==> flow/design.v <==
module lpc10_speech_synthetizer (
  input  wire              clk,         
  input  wire              reset,       
  input  wire              StartSpeak,
  input  wire              RomData,
  output wire [11:0]       RomAdr,
  output reg  signed [9:0] SampleData,
  output reg               Speaking
);
reg [5:0]  Cnt_8k;
reg [4:0]  CntSegment;
reg [7:0]  CntSample;
reg [11:0] RomAdrIn;
reg        Speak;
reg [3:0]  CodeEnergy;
reg        CodeRepeat;
reg [4:0]  CodePitch;
reg [17:0] CodeK1K4;    
reg [20:0] CodeK5K10;   
wire GetEnergy, GetRepeat, GetPitch, GetK1K4, GetK5K10, ReadRom;
wire Silence, LastFrame, NoK5K10;
function signed [9:0] TabChirp(input [5:0] i);
  case (i)
    0: TabChirp = 0;    1: TabChirp = 42;   2: TabChirp = -44;  3: TabChirp = 50;
    4: TabChirp = -78;  5: TabChirp = 18;   6: TabChirp = 37;   7: TabChirp = 20;
    8: TabChirp = 2;    9: TabChirp = -31;  10: TabChirp = -59; 11: TabChirp = 2;
    12: TabChirp = 95;  13: TabChirp = 90;  14: TabChirp = 5;   15: TabChirp = 15;
    16: TabChirp = 38;  17: TabChirp = -4;  18: TabChirp = -91; 19: TabChirp = -91;
    20: TabChirp = -42; 21: TabChirp = -35; 22: TabChirp = -36; 23: TabChirp = -4;
    24: TabChirp = 37;  25: TabChirp = 43;  26: TabChirp = 34;  27: TabChirp = 33;
    28: TabChirp = 15;  29: TabChirp = -1;  30: TabChirp = -8;  31: TabChirp = -18;
    32: TabChirp = -19; 33: TabChirp = -17; 34: TabChirp = -9;  35: TabChirp = -10;
    36: TabChirp = -6;  37: TabChirp = 0;   38: TabChirp = 3;   39: TabChirp = 2;
    40: TabChirp = 1;
    default: TabChirp = 0;
  endcase
endfunction
function signed [9:0] TabEnergy(input [3:0] i);
  case (i)
    0: TabEnergy = 0;   1: TabEnergy = 0;   2: TabEnergy = 1;   3: TabEnergy = 1;
    4: TabEnergy = 2;   5: TabEnergy = 3;   6: TabEnergy = 5;   7: TabEnergy = 7;
    8: TabEnergy = 10;  9: TabEnergy = 15;  10: TabEnergy = 21; 11: TabEnergy = 30;
    12: TabEnergy = 43; 13: TabEnergy = 61; 14: TabEnergy = 86; default: TabEnergy = 0;
  endcase
endfunction
function signed [9:0] TabPitch(input [4:0] i);
  case (i)
    0: TabPitch = 0;    1: TabPitch = 41;   2: TabPitch = 43;   3: TabPitch = 45;
    4: TabPitch = 47;   5: TabPitch = 49;   6: TabPitch = 51;   7: TabPitch = 53;
    8: TabPitch = 55;   9: TabPitch = 58;   10: TabPitch = 60;  11: TabPitch = 63;
    12: TabPitch = 66;  13: TabPitch = 70;  14: TabPitch = 73;  15: TabPitch = 76;
    16: TabPitch = 79;  17: TabPitch = 83;  18: TabPitch = 87;  19: TabPitch = 90;
    20: TabPitch = 94;  21: TabPitch = 99;  22: TabPitch = 103; 23: TabPitch = 107;
    24: TabPitch = 112; 25: TabPitch = 118; 26: TabPitch = 123; 27: TabPitch = 129;
    28: TabPitch = 134; 29: TabPitch = 141; 30: TabPitch = 147; default: TabPitch = 153;
  endcase
endfunction
function signed [9:0] TabK1(input [4:0] i);
  case (i)
    0: TabK1 = -501;  1: TabK1 = -497;  2: TabK1 = -493;  3: TabK1 = -488;
    4: TabK1 = -480;  5: TabK1 = -471;  6: TabK1 = -460;  7: TabK1 = -446;
    8: TabK1 = -427;  9: TabK1 = -405;  10: TabK1 = -378; 11: TabK1 = -344;
    12: TabK1 = -305; 13: TabK1 = -259; 14: TabK1 = -206; 15: TabK1 = -148;
    16: TabK1 = -86;  17: TabK1 = -21;  18: TabK1 = 45;   19: TabK1 = 110;
    20: TabK1 = 171;  21: TabK1 = 227;  22: TabK1 = 277;  23: TabK1 = 320;
    24: TabK1 = 357;  25: TabK1 = 388;  26: TabK1 = 413;  27: TabK1 = 434;
    28: TabK1 = 451;  29: TabK1 = 464;  30: TabK1 = 474;  default: TabK1 = 482;
  endcase
endfunction
function signed [9:0] TabK2(input [4:0] i);
  case (i)
    0: TabK2 = -349;  1: TabK2 = -328;  2: TabK2 = -305;  3: TabK2 = -280;
    4: TabK2 = -252;  5: TabK2 = -223;  6: TabK2 = -192;  7: TabK2 = -158;
    8: TabK2 = -124;  9: TabK2 = -88;   10: TabK2 = -51;  11: TabK2 = -14;
    12: TabK2 = 23;   13: TabK2 = 60;   14: TabK2 = 97;   15: TabK2 = 133;
    16: TabK2 = 167;  17: TabK2 = 199;  18: TabK2 = 230;  19: TabK2 = 259;
    20: TabK2 = 286;  21: TabK2 = 310;  22: TabK2 = 333;  23: TabK2 = 354;
    24: TabK2 = 372;  25: TabK2 = 389;  26: TabK2 = 404;  27: TabK2 = 417;
    28: TabK2 = 429;  29: TabK2 = 439;  30: TabK2 = 449;  default: TabK2 = 490;
  endcase
endfunction
function signed [9:0] TabK3(input [3:0] i);
  case (i)
    0: TabK3 = -397;  1: TabK3 = -365;  2: TabK3 = -327;  3: TabK3 = -282;
    4: TabK3 = -229;  5: TabK3 = -170;  6: TabK3 = -104;  7: TabK3 = -36;
    8: TabK3 = 35;    9: TabK3 = 104;   10: TabK3 = 169;  11: TabK3 = 228;
    12: TabK3 = 281;  13: TabK3 = 326;  14: TabK3 = 364;  default: TabK3 = 396;
  endcase
endfunction
function signed [9:0] TabK4(input [3:0] i);
  case (i)
    0: TabK4 = -373;  1: TabK4 = -334;  2: TabK4 = -293;  3: TabK4 = -245;
    4: TabK4 = -191;  5: TabK4 = -131;  6: TabK4 = -67;   7: TabK4 = -1;
    8: TabK4 = 64;    9: TabK4 = 128;   10: TabK4 = 188;  11: TabK4 = 243;
    12: TabK4 = 291;  13: TabK4 = 332;  14: TabK4 = 367;  default: TabK4 = 397;
  endcase
endfunction
function signed [9:0] TabK5(input [3:0] i);
  case (i)
    0: TabK5 = -319;  1: TabK5 = -286;  2: TabK5 = -250;  3: TabK5 = -211;
    4: TabK5 = -168;  5: TabK5 = -122;  6: TabK5 = -74;   7: TabK5 = -25;
    8: TabK5 = 24;    9: TabK5 = 73;    10: TabK5 = 121;  11: TabK5 = 167;
    12: TabK5 = 210;  13: TabK5 = 249;  14: TabK5 = 285;  default: TabK5 = 319;
  endcase
endfunction
function signed [9:0] TabK6(input [3:0] i);
  case (i)
    0: TabK6 = -290;  1: TabK6 = -252;  2: TabK6 = -209;  3: TabK6 = -163;
    4: TabK6 = -114;  5: TabK6 = -62;   6: TabK6 = -9;    7: TabK6 = 44;
    8: TabK6 = 97;    9: TabK6 = 147;   10: TabK6 = 194;  11: TabK6 = 239;
    12: TabK6 = 278;  13: TabK6 = 313;  14: TabK6 = 344;  default: TabK6 = 371;
  endcase
endfunction
function signed [9:0] TabK7(input [3:0] i);
  case (i)
    0: TabK7 = -291;  1: TabK7 = -256;  2: TabK7 = -216;  3: TabK7 = -174;
    4: TabK7 = -128;  5: TabK7 = -80;   6: TabK7 = -31;   7: TabK7 = 19;
    8: TabK7 = 69;    9: TabK7 = 117;   10: TabK7 = 163;  11: TabK7 = 206;
    12: TabK7 = 246;  13: TabK7 = 283;  14: TabK7 = 316;  default: TabK7 = 345;
  endcase
endfunction
function signed [9:0] TabK8(input [2:0] i);
  case (i)
    0: TabK8 = -219;  1: TabK8 = -133;  2: TabK8 = -38;   3: TabK8 = 59;
    4: TabK8 = 152;   5: TabK8 = 235;   6: TabK8 = 305;   default: TabK8 = 361;
  endcase
endfunction
function signed [9:0] TabK9(input [2:0] i);
  case (i)
    0: TabK9 = -225;  1: TabK9 = -157;  2: TabK9 = -82;   3: TabK9 = -3;
    4: TabK9 = 76;    5: TabK9 = 151;   6: TabK9 = 220;   default: TabK9 = 280;
  endcase
endfunction
function signed [9:0] TabK10(input [2:0] i);
  case (i)
    0: TabK10 = -179; 1: TabK10 = -122; 2: TabK10 = -61;  3: TabK10 = 1;
    4: TabK10 = 63;   5: TabK10 = 123;  6: TabK10 = 179;  default: TabK10 = 231;
  endcase
endfunction
reg signed [9:0] ET, PT, K1T, K2T, K3T, K4T, K5T, K6T, K7T, K8T, K9T, K10T;
reg signed [9:0] EC, PC, K1C, K2C, K3C, K4C, K5C, K6C, K7C, K8C, K9C, K10C;
reg signed [9:0] X1C, X2C, X3C, X4C, X5C, X6C, X7C, X8C, X9C, X10C;
reg signed [9:0] Valeur;
reg signed [9:0] KBus;
reg signed [9:0] XBus;
reg signed [9:0] YNext;
wire signed [18:0] Operation1;
wire signed [18:0] Operation2;
wire signed [18:0] Operation3;
wire signed [18:0] Operation4;
reg [12:0] GPA;
reg        NoiseOn;
reg [7:0]  PitchCnt;
wire signed [19:0] ValeurEC;
wire signed [9:0]  YStart;
assign RomAdr = RomAdrIn;
assign GetEnergy = (CntSample == 8'd0) && (Cnt_8k < 6'd4);
assign Silence   = (CodeEnergy == 4'b0000);
assign LastFrame = (CodeEnergy == 4'b1111);
assign NoK5K10   = (CodePitch  == 5'b00000);
assign GetRepeat = (CntSample == 8'd0) && (Cnt_8k == 6'd4) && !Silence && !LastFrame;
assign GetPitch  = (CntSample == 8'd0) && (Cnt_8k >= 6'd5) && (Cnt_8k < 6'd10) && !Silence && !LastFrame;
assign GetK1K4   = (CntSample == 8'd0) && (Cnt_8k >= 6'd11) && (Cnt_8k < 6'd29) && !Silence && !LastFrame && !CodeRepeat;
assign GetK5K10  = (CntSample == 8'd0) && (Cnt_8k >= 6'd30) && (Cnt_8k < 6'd51) && !Silence && !LastFrame && !CodeRepeat && !NoK5K10;
assign ReadRom = GetEnergy || GetRepeat || GetPitch || GetK1K4 || GetK5K10;
assign Operation1 = KBus * XBus;
assign Operation2 = YNext - (Operation1 / 19'sd512);
assign Operation3 = KBus * Operation2;
assign Operation4 = XBus + (Operation3 / 19'sd512);
assign ValeurEC = Valeur * EC;
assign YStart   = ValeurEC / 20'sd64;
always @* begin
  case (Cnt_8k)
    6'd2:  KBus = K10C;
    6'd3:  KBus = K9C;
    6'd4:  KBus = K8C;
    6'd5:  KBus = K7C;
    6'd6:  KBus = K6C;
    6'd7:  KBus = K5C;
    6'd8:  KBus = K4C;
    6'd9:  KBus = K3C;
    6'd10: KBus = K2C;
    6'd11: KBus = K1C;
    default: KBus = 10'sd0;
  endcase
  case (Cnt_8k)
    6'd2:  XBus = X10C;
    6'd3:  XBus = X9C;
    6'd4:  XBus = X8C;
    6'd5:  XBus = X7C;
    6'd6:  XBus = X6C;
    6'd7:  XBus = X5C;
    6'd8:  XBus = X4C;
    6'd9:  XBus = X3C;
    6'd10: XBus = X2C;
    6'd11: XBus = X1C;
    default: XBus = 10'sd0;
  endcase
end
always @(posedge clk) begin
  if (reset) begin
    Cnt_8k     <= 6'd0;
    CntSegment <= 5'd0;
    CntSample  <= 8'd0;
    RomAdrIn   <= 12'd1;
    Speak      <= 1'b0;
    Speaking   <= 1'b0;
    CodeEnergy <= 4'd0;
    CodeRepeat <= 1'b0;
    CodePitch  <= 5'd0;
    CodeK1K4   <= 18'd0;
    CodeK5K10  <= 21'd0;
    ET <= 0; PT <= 0; K1T <= 0; K2T <= 0; K3T <= 0; K4T <= 0;
    K5T <= 0; K6T <= 0; K7T <= 0; K8T <= 0; K9T <= 0; K10T <= 0;
    EC <= 0; PC <= 0; K1C <= 0; K2C <= 0; K3C <= 0; K4C <= 0;
    K5C <= 0; K6C <= 0; K7C <= 0; K8C <= 0; K9C <= 0; K10C <= 0;
    X1C <= 0; X2C <= 0; X3C <= 0; X4C <= 0; X5C <= 0;
    X6C <= 0; X7C <= 0; X8C <= 0; X9C <= 0; X10C <= 0;
    Valeur     <= 0;
    YNext      <= 0;
    SampleData <= 0;
    GPA        <= 13'b0000001101001;
    NoiseOn    <= 1'b1;
    PitchCnt   <= 8'd0;
  end else begin
    if (Speak && StartSpeak) begin
      Cnt_8k <= Cnt_8k + 6'd1;
      if (Cnt_8k == 6'b111111) begin
        if (CntSegment == 5'b10111)
          CntSegment <= 5'd0;
        else
          CntSegment <= CntSegment + 5'd1;
        if (CntSample == 8'b11000111)
          CntSample <= 8'd0;
        else
          CntSample <= CntSample + 8'd1;
      end
      if (GetEnergy) CodeEnergy <= {CodeEnergy[2:0], RomData};
      if (GetRepeat) CodeRepeat <= RomData;
      if (GetPitch)  CodePitch  <= {CodePitch[3:0], RomData};
      if (GetK1K4)   CodeK1K4   <= {CodeK1K4[16:0], RomData};
      if (GetK5K10)  CodeK5K10  <= {CodeK5K10[19:0], RomData};
      if (ReadRom) RomAdrIn <= RomAdrIn + 12'd1;
      if ((CntSample == 8'b11000111) && (Cnt_8k == 6'b111111) && LastFrame) begin
        Speak    <= 1'b0;
        Speaking <= 1'b0;
      end else begin
        Speaking <= 1'b1;
      end
    end else begin
      Cnt_8k     <= 6'd0;
      CntSegment <= 5'd0;
      CntSample  <= 8'd0;
      RomAdrIn   <= 12'd1;
      NoiseOn    <= 1'b1;
      if (!StartSpeak) Speak <= 1'b1;
    end
    if (Cnt_8k == 6'b111110) begin
      ET <= TabEnergy(CodeEnergy);
      if (Silence || LastFrame)
        PT <= 0;
      else
        PT <= TabPitch(CodePitch);
      if (Silence || LastFrame) begin
        K1T <= 0; K2T <= 0; K3T <= 0; K4T <= 0;
      end else begin
        K1T <= TabK1(CodeK1K4[17:13]);
        K2T <= TabK2(CodeK1K4[12:8]);
        K3T <= TabK3(CodeK1K4[7:4]);
        K4T <= TabK4(CodeK1K4[3:0]);
      end
      if (Silence || LastFrame || NoK5K10) begin
        K5T <= 0; K6T <= 0; K7T <= 0; K8T <= 0; K9T <= 0; K10T <= 0;
      end else begin
        K5T  <= TabK5(CodeK5K10[20:17]);
        K6T  <= TabK6(CodeK5K10[16:13]);
        K7T  <= TabK7(CodeK5K10[12:9]);
        K8T  <= TabK8(CodeK5K10[8:6]);
        K9T  <= TabK9(CodeK5K10[5:3]);
        K10T <= TabK10(CodeK5K10[2:0]);
      end
    end
    if ((CntSegment == 5'd0) && (Cnt_8k == 6'b111111)) begin
      EC   <= ET;
      PC   <= PT;
      K1C  <= K1T;
      K2C  <= K2T;
      K3C  <= K3T;
      K4C  <= K4T;
      K5C  <= K5T;
      K6C  <= K6T;
      K7C  <= K7T;
      K8C  <= K8T;
      K9C  <= K9T;
      K10C <= K10T;
      NoiseOn <= (PC == 0);
    end
    if (Cnt_8k == 6'd0) begin
      if (EC == 0)
        Valeur <= 0;
      else if (NoiseOn) begin
        if (GPA[0])
          Valeur <= -10'sd64;
        else
          Valeur <= 10'sd64;
      end else begin
        if (PitchCnt > 8'd50)
          Valeur <= 0;    
        else
          Valeur <= TabChirp(PitchCnt[5:0]);
      end
      if (PC == 0)
        PitchCnt <= 8'd0;
      else if ($signed({1'b0, PitchCnt}) < PC)
        PitchCnt <= PitchCnt + 8'd1;
      else
        PitchCnt <= 8'd0;
    end
    if (Cnt_8k < 6'b010100)
      GPA <= {GPA[12] ^ GPA[10] ^ GPA[9] ^ GPA[0], GPA[12:1]};
    case (Cnt_8k)
      6'd1: YNext <= YStart;
      6'd2, 6'd3, 6'd4, 6'd5, 6'd6, 6'd7, 6'd8, 6'd9, 6'd10, 6'd11:
        YNext <= Operation2[9:0];
      default: ;
    endcase
    case (Cnt_8k)
      6'd3:  X10C <= Operation4[9:0];
      6'd4:  X9C  <= Operation4[9:0];
      6'd5:  X8C  <= Operation4[9:0];
      6'd6:  X7C  <= Operation4[9:0];
      6'd7:  X6C  <= Operation4[9:0];
      6'd8:  X5C  <= Operation4[9:0];
      6'd9:  X4C  <= Operation4[9:0];
      6'd10: X3C  <= Operation4[9:0];
      6'd11: X2C  <= Operation4[9:0];
      6'd12: X1C  <= Operation2[9:0];
      default: ;
    endcase
    if (Cnt_8k == 6'b001111)
      SampleData <= X1C;
  end
end
endmodule
Hand-over note for lpc10_speech_synthetizer

## From RTL to reports: lpc10_speech_synthetizer

Module lpc10_speech_synthetizer before and after one edit of its RTL, step after step.
Lines under "unedited" count in the file above, lines under "edited" in the edited file.
"difference": "edited" minus "unedited" as printed here. "rel. change": 100 x difference / "unedited".
Operators: Yosys type, input widths -> output width; for muxes data width and select width s.
The mark - stands for no value.

| set-up | value |
|---|---|
| design top | lpc10_speech_synthetizer |
| clock | clk |
| standard-cell library | sky130hd |
| corner | tt_025C_1v80 |

## The edit

Unified diff, file above to edited file.
The edited RTL no longer does the same as the RTL above: the edit was made by script, with no optimisation intended.

```diff
@@ -237,5 +237,5 @@
       end
       if (GetEnergy) CodeEnergy <= {CodeEnergy[2:0], RomData};
-      if (GetRepeat) CodeRepeat <= RomData;
+      CodeRepeat <= RomData;
       if (GetPitch)  CodePitch  <= {CodePitch[3:0], RomData};
       if (GetK1K4)   CodeK1K4   <= {CodeK1K4[16:0], RomData};
```

## After elaboration

Counts by Yosys on the flattened word-level netlist (proc, flatten, opt, wreduce; memories kept). Print and check cells are left out. Cells with the same type and inputs are merged into one.
Memory sizes are those after Yosys's memory passes, which may raise the word count (mostly to a power of two), join words into wider ones and drop unused or constant bits.

Cells by class:

| what | unedited | edited | difference | rel. change (%) |
|---|---|---|---|---|
| multipliers | 3 | 3 | 0 | 0.00 |
| bitwise logic cells | 7 | 7 | 0 | 0.00 |
| reduce/logical cells | 55 | 54 | -1 | -1.82 |
| equality and inequality tests | 39 | 39 | 0 | 0.00 |
| $lt $le $gt $ge | 10 | 10 | 0 | 0.00 |
| multiplexer cells | 49 | 49 | 0 | 0.00 |
| add/sub/neg operators | 10 | 10 | 0 | 0.00 |

Operator list:

| operator | unedited | edited | difference | rel. change (%) |
|---|---|---|---|---|
| $reduce_and 2->1 | 6 | 5 | -1 | -16.67 |
| $logic_and 1x1->1 | 23 | 23 | 0 | 0.00 |
| $mux 10 | 15 | 15 | 0 | 0.00 |
| $mux 4 | 10 | 10 | 0 | 0.00 |
| $eq 3x3->1 const B | 9 | 9 | 0 | 0.00 |
| $mux 5 | 7 | 7 | 0 | 0.00 |
| $eq 3x2->1 const B | 6 | 6 | 0 | 0.00 |
| $eq 6x4->1 const B | 6 | 6 | 0 | 0.00 |
| $logic_or 1x1->1 | 6 | 6 | 0 | 0.00 |
| $mux 1 | 6 | 6 | 0 | 0.00 |
| $eq 6x3->1 const B | 4 | 4 | 0 | 0.00 |
| $logic_not 1->1 | 4 | 4 | 0 | 0.00 |
| $and 1x1->1 | 3 | 3 | 0 | 0.00 |
| $eq 3x1->1 const B | 3 | 3 | 0 | 0.00 |
| $logic_not 3->1 | 3 | 3 | 0 | 0.00 |
| $mux 8 | 3 | 3 | 0 | 0.00 |
| $ne 2x1->1 const B | 3 | 3 | 0 | 0.00 |
| $pmux 10 s7 | 3 | 3 | 0 | 0.00 |
| $xor 1x1->1 | 3 | 3 | 0 | 0.00 |
| $add 10x1->10 | 2 | 2 | 0 | 0.00 |
| $add 8x1->8 const B | 2 | 2 | 0 | 0.00 |
| $eq 6x2->1 const B | 2 | 2 | 0 | 0.00 |
| $eq 6x6->1 const B | 2 | 2 | 0 | 0.00 |
| $logic_not 10->1 | 2 | 2 | 0 | 0.00 |
| $logic_not 5->1 | 2 | 2 | 0 | 0.00 |
| $lt 6x5->1 const B | 2 | 2 | 0 | 0.00 |
| $mux 6 | 2 | 2 | 0 | 0.00 |
| $pmux 10 s10 | 2 | 2 | 0 | 0.00 |

The list need not be complete.

Storage and ports:

| what | unedited | edited | difference | rel. change (%) |
|---|---|---|---|---|
| output and inout bits | 23 | 23 | 0 | 0.00 |
| word-level cells | 234 | 233 | -1 | -0.43 |
| ROM bits | 2,448 | 2,448 | 0 | 0.00 |
| input port bits | 4 | 4 | 0 | 0.00 |
| memories | 10 | 10 | 0 | 0.00 |
| word width x clocked read ports | 95 | 95 | 0 | 0.00 |
| bits in registers | 474 | 474 | 0 | 0.00 |

Memories:

| what | unedited | edited |
|---|---|---|
| shape (words x width / read and write ports) | 64x10 r1 w0; 32x10 r1 w0; 32x10 r1 w0; 32x8 r1 w0; 16x10 r1 w0; 16x10 r1 w0; [+4] | 64x10 r1 w0; 32x10 r1 w0; 32x10 r1 w0; 32x8 r1 w0; 16x10 r1 w0; 16x10 r1 w0; [+4] |

A list marked [+n] leaves out that many cells.

## Depth

Depth = most cells in a row (Yosys ltp): at word level without a register or memory, in the mapped netlist without a sequential cell, where the memories' decode and read muxes count.

Logic depth:

| what | unedited | edited | difference | rel. change (%) |
|---|---|---|---|---|
| word-level depth | 12 | 12 | 0 | 0.00 |
| ABC_AREA | 0 | 0 | - | - |
| mapped depth | 74 | 77 | +3 | +4.05 |
| mapped depth without buffers | 71 | 74 | +3 | +4.23 |

## After synthesis

Yosys stat after the flow's synthesis: flattened, memories mapped to cells. It holds for the ABC_AREA given above (unset counts as 0); a run with the other value may have another netlist.

Synthesis totals:

| what | unedited | edited | difference | rel. change (%) |
|---|---|---|---|---|
| sequential part of the area (um^2) | 10,890.4 | 10,890.4 | 0.0 | 0.00 |
| standard cells after synthesis | 4,313 | 4,346 | +33 | +0.77 |
| buffer cells | 250 | 259 | +9 | +3.60 |
| cell area after synthesis (um^2) | 35,567.9 | 35,576.6 | +8.7 | +0.02 |
| mapped flip-flops | 544 | 544 | 0 | 0.00 |

Cell types:

| cell type | unedited | edited | difference | rel. change (%) |
|---|---|---|---|---|
| sky130_fd_sc_hd__nand2_1 | 574 | 668 | +94 | +16.38 |
| sky130_fd_sc_hd__nor2_1 | 556 | 492 | -64 | -11.51 |
| sky130_fd_sc_hd__a21oi_1 | 363 | 403 | +40 | +11.02 |
| sky130_fd_sc_hd__xnor2_1 | 69 | 86 | +17 | +24.64 |
| sky130_fd_sc_hd__or2_2 | 48 | 31 | -17 | -35.42 |
| sky130_fd_sc_hd__a22oi_1 | 120 | 105 | -15 | -12.50 |
| sky130_fd_sc_hd__nand2b_1 | 37 | 22 | -15 | -40.54 |
| sky130_fd_sc_hd__a22o_1 | 26 | 16 | -10 | -38.46 |
| sky130_fd_sc_hd__a221oi_1 | 28 | 19 | -9 | -32.14 |
| sky130_fd_sc_hd__o22ai_1 | 6 | 15 | +9 | +150.00 |
| sky130_fd_sc_hd__a211oi_2 | 1 | 10 | +9 | +900.00 |
| sky130_fd_sc_hd__clkbuf_1 | 206 | 214 | +8 | +3.88 |
| sky130_fd_sc_hd__a211oi_1 | 48 | 40 | -8 | -16.67 |
| sky130_fd_sc_hd__xor2_1 | 47 | 39 | -8 | -17.02 |
| sky130_fd_sc_hd__a21o_1 | 34 | 26 | -8 | -23.53 |
| sky130_fd_sc_hd__nor3_1 | 54 | 48 | -6 | -11.11 |
| sky130_fd_sc_hd__nor2b_1 | 24 | 30 | +6 | +25.00 |
| sky130_fd_sc_hd__o211ai_1 | 20 | 26 | +6 | +30.00 |

The list need not be complete.

## Worst setup path after synthesis

Path of least setup slack by OpenSTA after synthesis, without wires, with an ideal clock, recovery checks aside; 20% of the period is set as input and as output delay. Where synthesis merged equal registers, the netlist keeps one of their names.

Timing path after synthesis:

| what | unedited | edited | difference | rel. change (%) |
|---|---|---|---|---|
| path kind | reg2reg | reg2reg | - | - |
| start point | register Cnt_8k[1] | register Cnt_8k[1] | - | - |
| end point | register X10C[8] | register X10C[8] | - | - |
| arrival (ns) | 16.133 | 16.173 | +0.040 | +0.25 |
| launch time at the first pin (ns) | 0.000 | 0.000 | 0.000 | - |
| period (ns) | 25.0 | 25.0 | 0.0 | 0.00 |
| driving pins on the path | 68 | 68 | 0 | 0.00 |
| library setup time (ns) | 0.128 | 0.128 | 0.000 | - |
| required time (ns) | 24.872 | 24.872 | 0.000 | 0.00 |
| setup slack (ns) | 8.740 | 8.700 | -0.040 | - |
| path delay (ns) | 16.261 | 16.301 | +0.040 | +0.25 |
| path buffers | 5 | 4 | -1 | -20.00 |
| synthesis period reached (ns) | 16.26 | 16.3 | +0.04 | +0.25 |

"path delay" = arrival - input delay + setup time.
"driving pins on the path" counts driving pins, that of a launching flip-flop among them; a cell with two outputs on the path counts twice.
"synthesis period reached" is the clock period less the worst setup slack; recovery checks do not enter. This is arithmetic on one report: input and output delays are still those of the set period (20% each).
The rows between start and end are the longest chain of elaborated cells between them; the timing report does not say that the signal goes this way. Where chains are equally long, one stands for them.
Each line given opens the expression or statement behind the cell; cells for indexed reads and writes are added by Yosys, which also makes memories of some case tables.
A register here has more assigning lines than the two given.

| on the way, after synthesis, unedited | value |
|---|---|
| cells stage by stage | sky130_fd_sc_hd__dfxtp_1 -> sky130_fd_sc_hd__inv_1 -> sky130_fd_sc_hd__ha_1 -> sky130_fd_sc_hd__buf_2 -> sky130_fd_sc_hd__or3b_1 -> sky130_fd_sc_hd__nor2_1 -> sky130_fd_sc_hd__buf_2 -> sky130_fd_sc_hd__buf_1 -> sky130_fd_sc_hd__a22oi_1 -> sky130_fd_sc_hd__and3_1 -> sky130_fd_sc_hd__clkbuf_1 -> sky130_fd_sc_hd__or2_2 -> sky130_fd_sc_hd__fa_1 -> sky130_fd_sc_hd__inv_1 -> sky130_fd_sc_hd__fa_1 -> sky130_fd_sc_hd__fa_1 -> sky130_fd_sc_hd__fa_1 -> sky130_fd_sc_hd__inv_1 -> (+32 left out) -> sky130_fd_sc_hd__nor3_1 -> sky130_fd_sc_hd__o31ai_1 -> sky130_fd_sc_hd__a21oi_1 -> sky130_fd_sc_hd__xnor2_2 -> sky130_fd_sc_hd__xnor2_1 -> sky130_fd_sc_hd__nor2_1 -> sky130_fd_sc_hd__fa_1 -> sky130_fd_sc_hd__fa_1 -> sky130_fd_sc_hd__a21o_1 -> sky130_fd_sc_hd__a21oi_1 -> sky130_fd_sc_hd__o21bai_1 -> sky130_fd_sc_hd__a21oi_1 -> sky130_fd_sc_hd__o21bai_1 -> sky130_fd_sc_hd__a21oi_1 -> sky130_fd_sc_hd__xor2_1 -> sky130_fd_sc_hd__nor2_1 -> sky130_fd_sc_hd__a21oi_1 -> sky130_fd_sc_hd__nor2_1 |
| cells in the longest elaborated chain | 12 |
| elaborated cells on any way between the ends | 22 |
| those cells by class | add/sub (4); mul (2); eq/ne (10); mux (2); logic (2); reduce/logical (2) |

Ends and longest elaborated chain, after synthesis, unedited:

| what | line | source |
|---|---|---|
| start, declared | 10 | `reg [5:0]  Cnt_8k;` |
| start, assigned | 202 | `Cnt_8k     <= 6'd0;` |
| start, assigned | 227 | `Cnt_8k <= Cnt_8k + 6'd1;` |
| $eq 6x4->1 | 173 | `case (Cnt_8k)` |
| $pmux 10 s10 | 173 |  |
| $mul 10x10->19 | 166 | `assign Operation1 = KBus * XBus;` |
| $reduce_or 9->1 | - |  |
| $and 1x1->1 | - |  |
| $add 19x1->19 | - |  |
| $sub 10x19->19 | 167 | `assign Operation2 = YNext - (Operation1 / 19'sd512);` |
| $mul 10x19->19 | 168 | `assign Operation3 = KBus * Operation2;` |
| $reduce_or 9->1 | - |  |
| $and 1x1->1 | - |  |
| $add 10x1->10 | - |  |
| $add 10x10->10 | 169 | `assign Operation4 = XBus + (Operation3 / 19'sd512);` |
| end, assigned | 218 | `X6C <= 0; X7C <= 0; X8C <= 0; X9C <= 0; X10C <= 0;` |
| end, assigned | 328 | `6'd3:  X10C <= Operation4[9:0];` |
| end, declared | 142 | `reg signed [9:0] X1C, X2C, X3C, X4C, X5C, X6C, X7C, X8C, X9C, X10C;` |

| on the way, after synthesis, edited | value |
|---|---|
| cells stage by stage | sky130_fd_sc_hd__dfxtp_1 -> sky130_fd_sc_hd__inv_1 -> sky130_fd_sc_hd__ha_1 -> sky130_fd_sc_hd__clkbuf_1 -> sky130_fd_sc_hd__inv_2 -> sky130_fd_sc_hd__nor3_2 -> sky130_fd_sc_hd__clkbuf_1 -> sky130_fd_sc_hd__clkbuf_1 -> sky130_fd_sc_hd__a22oi_1 -> sky130_fd_sc_hd__nand4_1 -> sky130_fd_sc_hd__clkbuf_1 -> sky130_fd_sc_hd__nand2_1 -> sky130_fd_sc_hd__fa_1 -> sky130_fd_sc_hd__inv_1 -> sky130_fd_sc_hd__fa_1 -> sky130_fd_sc_hd__fa_1 -> sky130_fd_sc_hd__fa_1 -> sky130_fd_sc_hd__inv_1 -> (+32 left out) -> sky130_fd_sc_hd__xnor2_1 -> sky130_fd_sc_hd__xnor2_1 -> sky130_fd_sc_hd__xnor2_2 -> sky130_fd_sc_hd__xnor2_1 -> sky130_fd_sc_hd__nor2_1 -> sky130_fd_sc_hd__fa_1 -> sky130_fd_sc_hd__fa_1 -> sky130_fd_sc_hd__a21o_1 -> sky130_fd_sc_hd__a21oi_1 -> sky130_fd_sc_hd__nor2_1 -> sky130_fd_sc_hd__o21a_1 -> sky130_fd_sc_hd__o21ai_0 -> sky130_fd_sc_hd__nand2b_1 -> sky130_fd_sc_hd__a21oi_1 -> sky130_fd_sc_hd__xor2_1 -> sky130_fd_sc_hd__nor2_1 -> sky130_fd_sc_hd__a21oi_1 -> sky130_fd_sc_hd__nor2_1 |
| cells in the longest elaborated chain | 12 |
| elaborated cells on any way between the ends | 22 |
| those cells by class | add/sub (4); mul (2); eq/ne (10); mux (2); logic (2); reduce/logical (2) |

Ends and longest elaborated chain, after synthesis, edited:

| what | line | source |
|---|---|---|
| start, declared | 10 | `reg [5:0]  Cnt_8k;` |
| start, assigned | 202 | `Cnt_8k     <= 6'd0;` |
| start, assigned | 227 | `Cnt_8k <= Cnt_8k + 6'd1;` |
| $eq 6x4->1 | 173 | `case (Cnt_8k)` |
| $pmux 10 s10 | 173 |  |
| $mul 10x10->19 | 166 | `assign Operation1 = KBus * XBus;` |
| $reduce_or 9->1 | - |  |
| $and 1x1->1 | - |  |
| $add 19x1->19 | - |  |
| $sub 10x19->19 | 167 | `assign Operation2 = YNext - (Operation1 / 19'sd512);` |
| $mul 10x19->19 | 168 | `assign Operation3 = KBus * Operation2;` |
| $reduce_or 9->1 | - |  |
| $and 1x1->1 | - |  |
| $add 10x1->10 | - |  |
| $add 10x10->10 | 169 | `assign Operation4 = XBus + (Operation3 / 19'sd512);` |
| end, assigned | 218 | `X6C <= 0; X7C <= 0; X8C <= 0; X9C <= 0; X10C <= 0;` |
| end, assigned | 328 | `6'd3:  X10C <= Operation4[9:0];` |
| end, declared | 142 | `reg signed [9:0] X1C, X2C, X3C, X4C, X5C, X6C, X7C, X8C, X9C, X10C;` |

## Timing after layout

Path of least setup slack in the final report of the runs of set A (OpenROAD, finished layout, wires in). Where an end is a register, its clock arrival counts in the times.

Timing path after layout:

| what | unedited | edited | difference | rel. change (%) |
|---|---|---|---|---|
| path kind | reg2reg | reg2reg | - | - |
| start point | register Cnt_8k[1] | register Cnt_8k[3] | - | - |
| end point | register X3C[8] | register X7C[8] | - | - |
| setup slack (ns) | 0.92 | 1.18 | +0.26 | - |
| required time (ns) | 19.08 | 19.09 | +0.01 | +0.05 |
| path buffers | 3 | 3 | 0 | 0.00 |
| driving pins on the path | 66 | 72 | +6 | +9.09 |
| arrival (ns) | 18.17 | 17.91 | -0.26 | -1.43 |
| launch time at the first pin (ns) | 0.65 | 0.64 | -0.01 | -1.54 |
| library setup time (ns) | 0.15 | 0.15 | 0.00 | - |
| period (ns) | 18.6 | 18.6 | 0.0 | 0.00 |

The rows between start and end are the longest chain of elaborated cells between them; the timing report does not say that the signal goes this way. Where chains are equally long, one stands for them.
A register here has more assigning lines than the two given.

| on the way, after layout, unedited | value |
|---|---|
| cells stage by stage | sky130_fd_sc_hd__dfxtp_1 -> sky130_fd_sc_hd__ha_2 -> sky130_fd_sc_hd__or3b_1 -> sky130_fd_sc_hd__nor2_1 -> sky130_fd_sc_hd__buf_4 -> sky130_fd_sc_hd__a22o_1 -> sky130_fd_sc_hd__a221oi_1 -> sky130_fd_sc_hd__and3_1 -> sky130_fd_sc_hd__or2_2 -> sky130_fd_sc_hd__fa_1 -> sky130_fd_sc_hd__inv_1 -> sky130_fd_sc_hd__fa_1 -> sky130_fd_sc_hd__fa_1 -> sky130_fd_sc_hd__fa_1 -> sky130_fd_sc_hd__inv_1 -> sky130_fd_sc_hd__fa_1 -> sky130_fd_sc_hd__inv_1 -> sky130_fd_sc_hd__ha_1 -> (+30 left out) -> sky130_fd_sc_hd__o31ai_1 -> sky130_fd_sc_hd__a21oi_1 -> sky130_fd_sc_hd__xnor2_2 -> sky130_fd_sc_hd__xnor2_1 -> sky130_fd_sc_hd__nor2_1 -> sky130_fd_sc_hd__fa_1 -> sky130_fd_sc_hd__fa_1 -> sky130_fd_sc_hd__a21o_1 -> sky130_fd_sc_hd__a21oi_1 -> sky130_fd_sc_hd__o21bai_1 -> sky130_fd_sc_hd__a21oi_1 -> sky130_fd_sc_hd__o21bai_1 -> sky130_fd_sc_hd__a21oi_1 -> sky130_fd_sc_hd__xor2_2 -> sky130_fd_sc_hd__buf_4 -> sky130_fd_sc_hd__nor2_1 -> sky130_fd_sc_hd__a21oi_1 -> sky130_fd_sc_hd__nor2_1 |
| cells in the longest elaborated chain | 12 |
| elaborated cells on any way between the ends | 22 |
| those cells by class | add/sub (4); mul (2); eq/ne (10); mux (2); logic (2); reduce/logical (2) |

Ends and longest elaborated chain, after layout, unedited:

| what | line | source |
|---|---|---|
| start, declared | 10 | `reg [5:0]  Cnt_8k;` |
| start, assigned | 202 | `Cnt_8k     <= 6'd0;` |
| start, assigned | 227 | `Cnt_8k <= Cnt_8k + 6'd1;` |
| $eq 6x4->1 | 173 | `case (Cnt_8k)` |
| $pmux 10 s10 | 173 |  |
| $mul 10x10->19 | 166 | `assign Operation1 = KBus * XBus;` |
| $reduce_or 9->1 | - |  |
| $and 1x1->1 | - |  |
| $add 19x1->19 | - |  |
| $sub 10x19->19 | 167 | `assign Operation2 = YNext - (Operation1 / 19'sd512);` |
| $mul 10x19->19 | 168 | `assign Operation3 = KBus * Operation2;` |
| $reduce_or 9->1 | - |  |
| $and 1x1->1 | - |  |
| $add 10x1->10 | - |  |
| $add 10x10->10 | 169 | `assign Operation4 = XBus + (Operation3 / 19'sd512);` |
| end, assigned | 217 | `X1C <= 0; X2C <= 0; X3C <= 0; X4C <= 0; X5C <= 0;` |
| end, assigned | 335 | `6'd10: X3C  <= Operation4[9:0];` |
| end, declared | 142 | `reg signed [9:0] X1C, X2C, X3C, X4C, X5C, X6C, X7C, X8C, X9C, X10C;` |

| on the way, after layout, edited | value |
|---|---|
| cells stage by stage | sky130_fd_sc_hd__dfxtp_2 -> sky130_fd_sc_hd__or4b_1 -> sky130_fd_sc_hd__nor2_2 -> sky130_fd_sc_hd__buf_4 -> sky130_fd_sc_hd__a22oi_1 -> sky130_fd_sc_hd__nand2_1 -> sky130_fd_sc_hd__a221oi_1 -> sky130_fd_sc_hd__and3_1 -> sky130_fd_sc_hd__inv_1 -> sky130_fd_sc_hd__nand2_1 -> sky130_fd_sc_hd__fa_1 -> sky130_fd_sc_hd__fa_1 -> sky130_fd_sc_hd__inv_1 -> sky130_fd_sc_hd__fa_1 -> sky130_fd_sc_hd__fa_1 -> sky130_fd_sc_hd__inv_1 -> sky130_fd_sc_hd__fa_1 -> sky130_fd_sc_hd__inv_1 -> (+36 left out) -> sky130_fd_sc_hd__o21ai_0 -> sky130_fd_sc_hd__a21oi_1 -> sky130_fd_sc_hd__xnor2_1 -> sky130_fd_sc_hd__nor2_1 -> sky130_fd_sc_hd__fa_1 -> sky130_fd_sc_hd__fa_1 -> sky130_fd_sc_hd__a21o_1 -> sky130_fd_sc_hd__a21oi_1 -> sky130_fd_sc_hd__nor2_1 -> sky130_fd_sc_hd__o21a_1 -> sky130_fd_sc_hd__o21ai_0 -> sky130_fd_sc_hd__nand2b_1 -> sky130_fd_sc_hd__a21oi_1 -> sky130_fd_sc_hd__xor2_2 -> sky130_fd_sc_hd__buf_4 -> sky130_fd_sc_hd__nor2_1 -> sky130_fd_sc_hd__a21oi_1 -> sky130_fd_sc_hd__nor2_1 |
| cells in the longest elaborated chain | 12 |
| elaborated cells on any way between the ends | 22 |
| those cells by class | add/sub (4); mul (2); eq/ne (10); mux (2); logic (2); reduce/logical (2) |

Ends and longest elaborated chain, after layout, edited:

| what | line | source |
|---|---|---|
| start, declared | 10 | `reg [5:0]  Cnt_8k;` |
| start, assigned | 202 | `Cnt_8k     <= 6'd0;` |
| start, assigned | 227 | `Cnt_8k <= Cnt_8k + 6'd1;` |
| $eq 6x4->1 | 173 | `case (Cnt_8k)` |
| $pmux 10 s10 | 173 |  |
| $mul 10x10->19 | 166 | `assign Operation1 = KBus * XBus;` |
| $reduce_or 9->1 | - |  |
| $and 1x1->1 | - |  |
| $add 19x1->19 | - |  |
| $sub 10x19->19 | 167 | `assign Operation2 = YNext - (Operation1 / 19'sd512);` |
| $mul 10x19->19 | 168 | `assign Operation3 = KBus * Operation2;` |
| $reduce_or 9->1 | - |  |
| $and 1x1->1 | - |  |
| $add 10x1->10 | - |  |
| $add 10x10->10 | 169 | `assign Operation4 = XBus + (Operation3 / 19'sd512);` |
| end, assigned | 218 | `X6C <= 0; X7C <= 0; X8C <= 0; X9C <= 0; X10C <= 0;` |
| end, assigned | 331 | `6'd6:  X7C  <= Operation4[9:0];` |
| end, declared | 142 | `reg signed [9:0] X1C, X2C, X3C, X4C, X5C, X6C, X7C, X8C, X9C, X10C;` |

## Flow runs

Runs of the flow (Yosys, OpenROAD) on both versions; the two runs of a pair have the same settings. The constraints put input and output delay at 20% of the set period each and load the outputs with 0.01 pF.

| flow settings, set A | value |
|---|---|
| CORE_UTILIZATION | 40 |
| period_ns | 18.6 |
| CAP_MARGIN | 20 |
| CORE_MARGIN | 2 |
| SLEW_MARGIN | 20 |

Final reports, set A:

| what | unedited | edited | difference | rel. change (%) |
|---|---|---|---|---|
| standard-cell area of the final layout (um^2) | 38,849.8 | 39,070.0 | +220.2 | +0.57 |
| clock period achieved (ns) | 17.685 | 17.417 | -0.268 | -1.52 |
| netlist area reported by Yosys (um^2) | 35,567.9 | 35,576.6 | +8.7 | +0.02 |
| full die area (um^2) | 91,321.8 | 91,343.0 | +21.2 | +0.02 |
| final setup TNS (ns) | 0.000 | 0.000 | 0.000 | - |
| worst slack on setup checks (ns) | 0.915 | 1.183 | +0.268 | - |
| smallest hold slack (ns) | 0.450 | 0.441 | -0.009 | - |

| flow settings, set B | value |
|---|---|
| CORE_MARGIN | 8 |
| CORE_UTILIZATION | 50 |
| CTS_CLUSTER_SIZE | 58 |
| GPL_ROUTABILITY_DRIVEN | 0 |
| MAX_ROUTING_LAYER | met5 |
| PLACE_DENSITY_LB_ADDON | 0.16 |
| SETUP_SLACK_MARGIN | -1.79 |
| SLEW_MARGIN | 25 |
| period_ns | 23.6 |
| CAP_MARGIN | 20 |

Final reports, set B:

| what | unedited | edited | difference | rel. change (%) |
|---|---|---|---|---|
| standard-cell area of the final layout (um^2) | 38,548.2 | 38,226.7 | -321.5 | -0.83 |
| clock period achieved (ns) | 18.236 | 18.923 | +0.687 | +3.77 |
| netlist area reported by Yosys (um^2) | 35,567.9 | 35,576.6 | +8.7 | +0.02 |
| full die area (um^2) | 79,924.9 | 79,944.7 | +19.8 | +0.02 |
| final setup TNS (ns) | 0.000 | 0.000 | 0.000 | - |
| worst slack on setup checks (ns) | 5.364 | 4.677 | -0.687 | - |
| smallest hold slack (ns) | 0.449 | 0.428 | -0.021 | - |

"clock period achieved" = clock period - worst setup slack. The figure is calculated, with input and output delays left at 20% of the set period.

End of note.
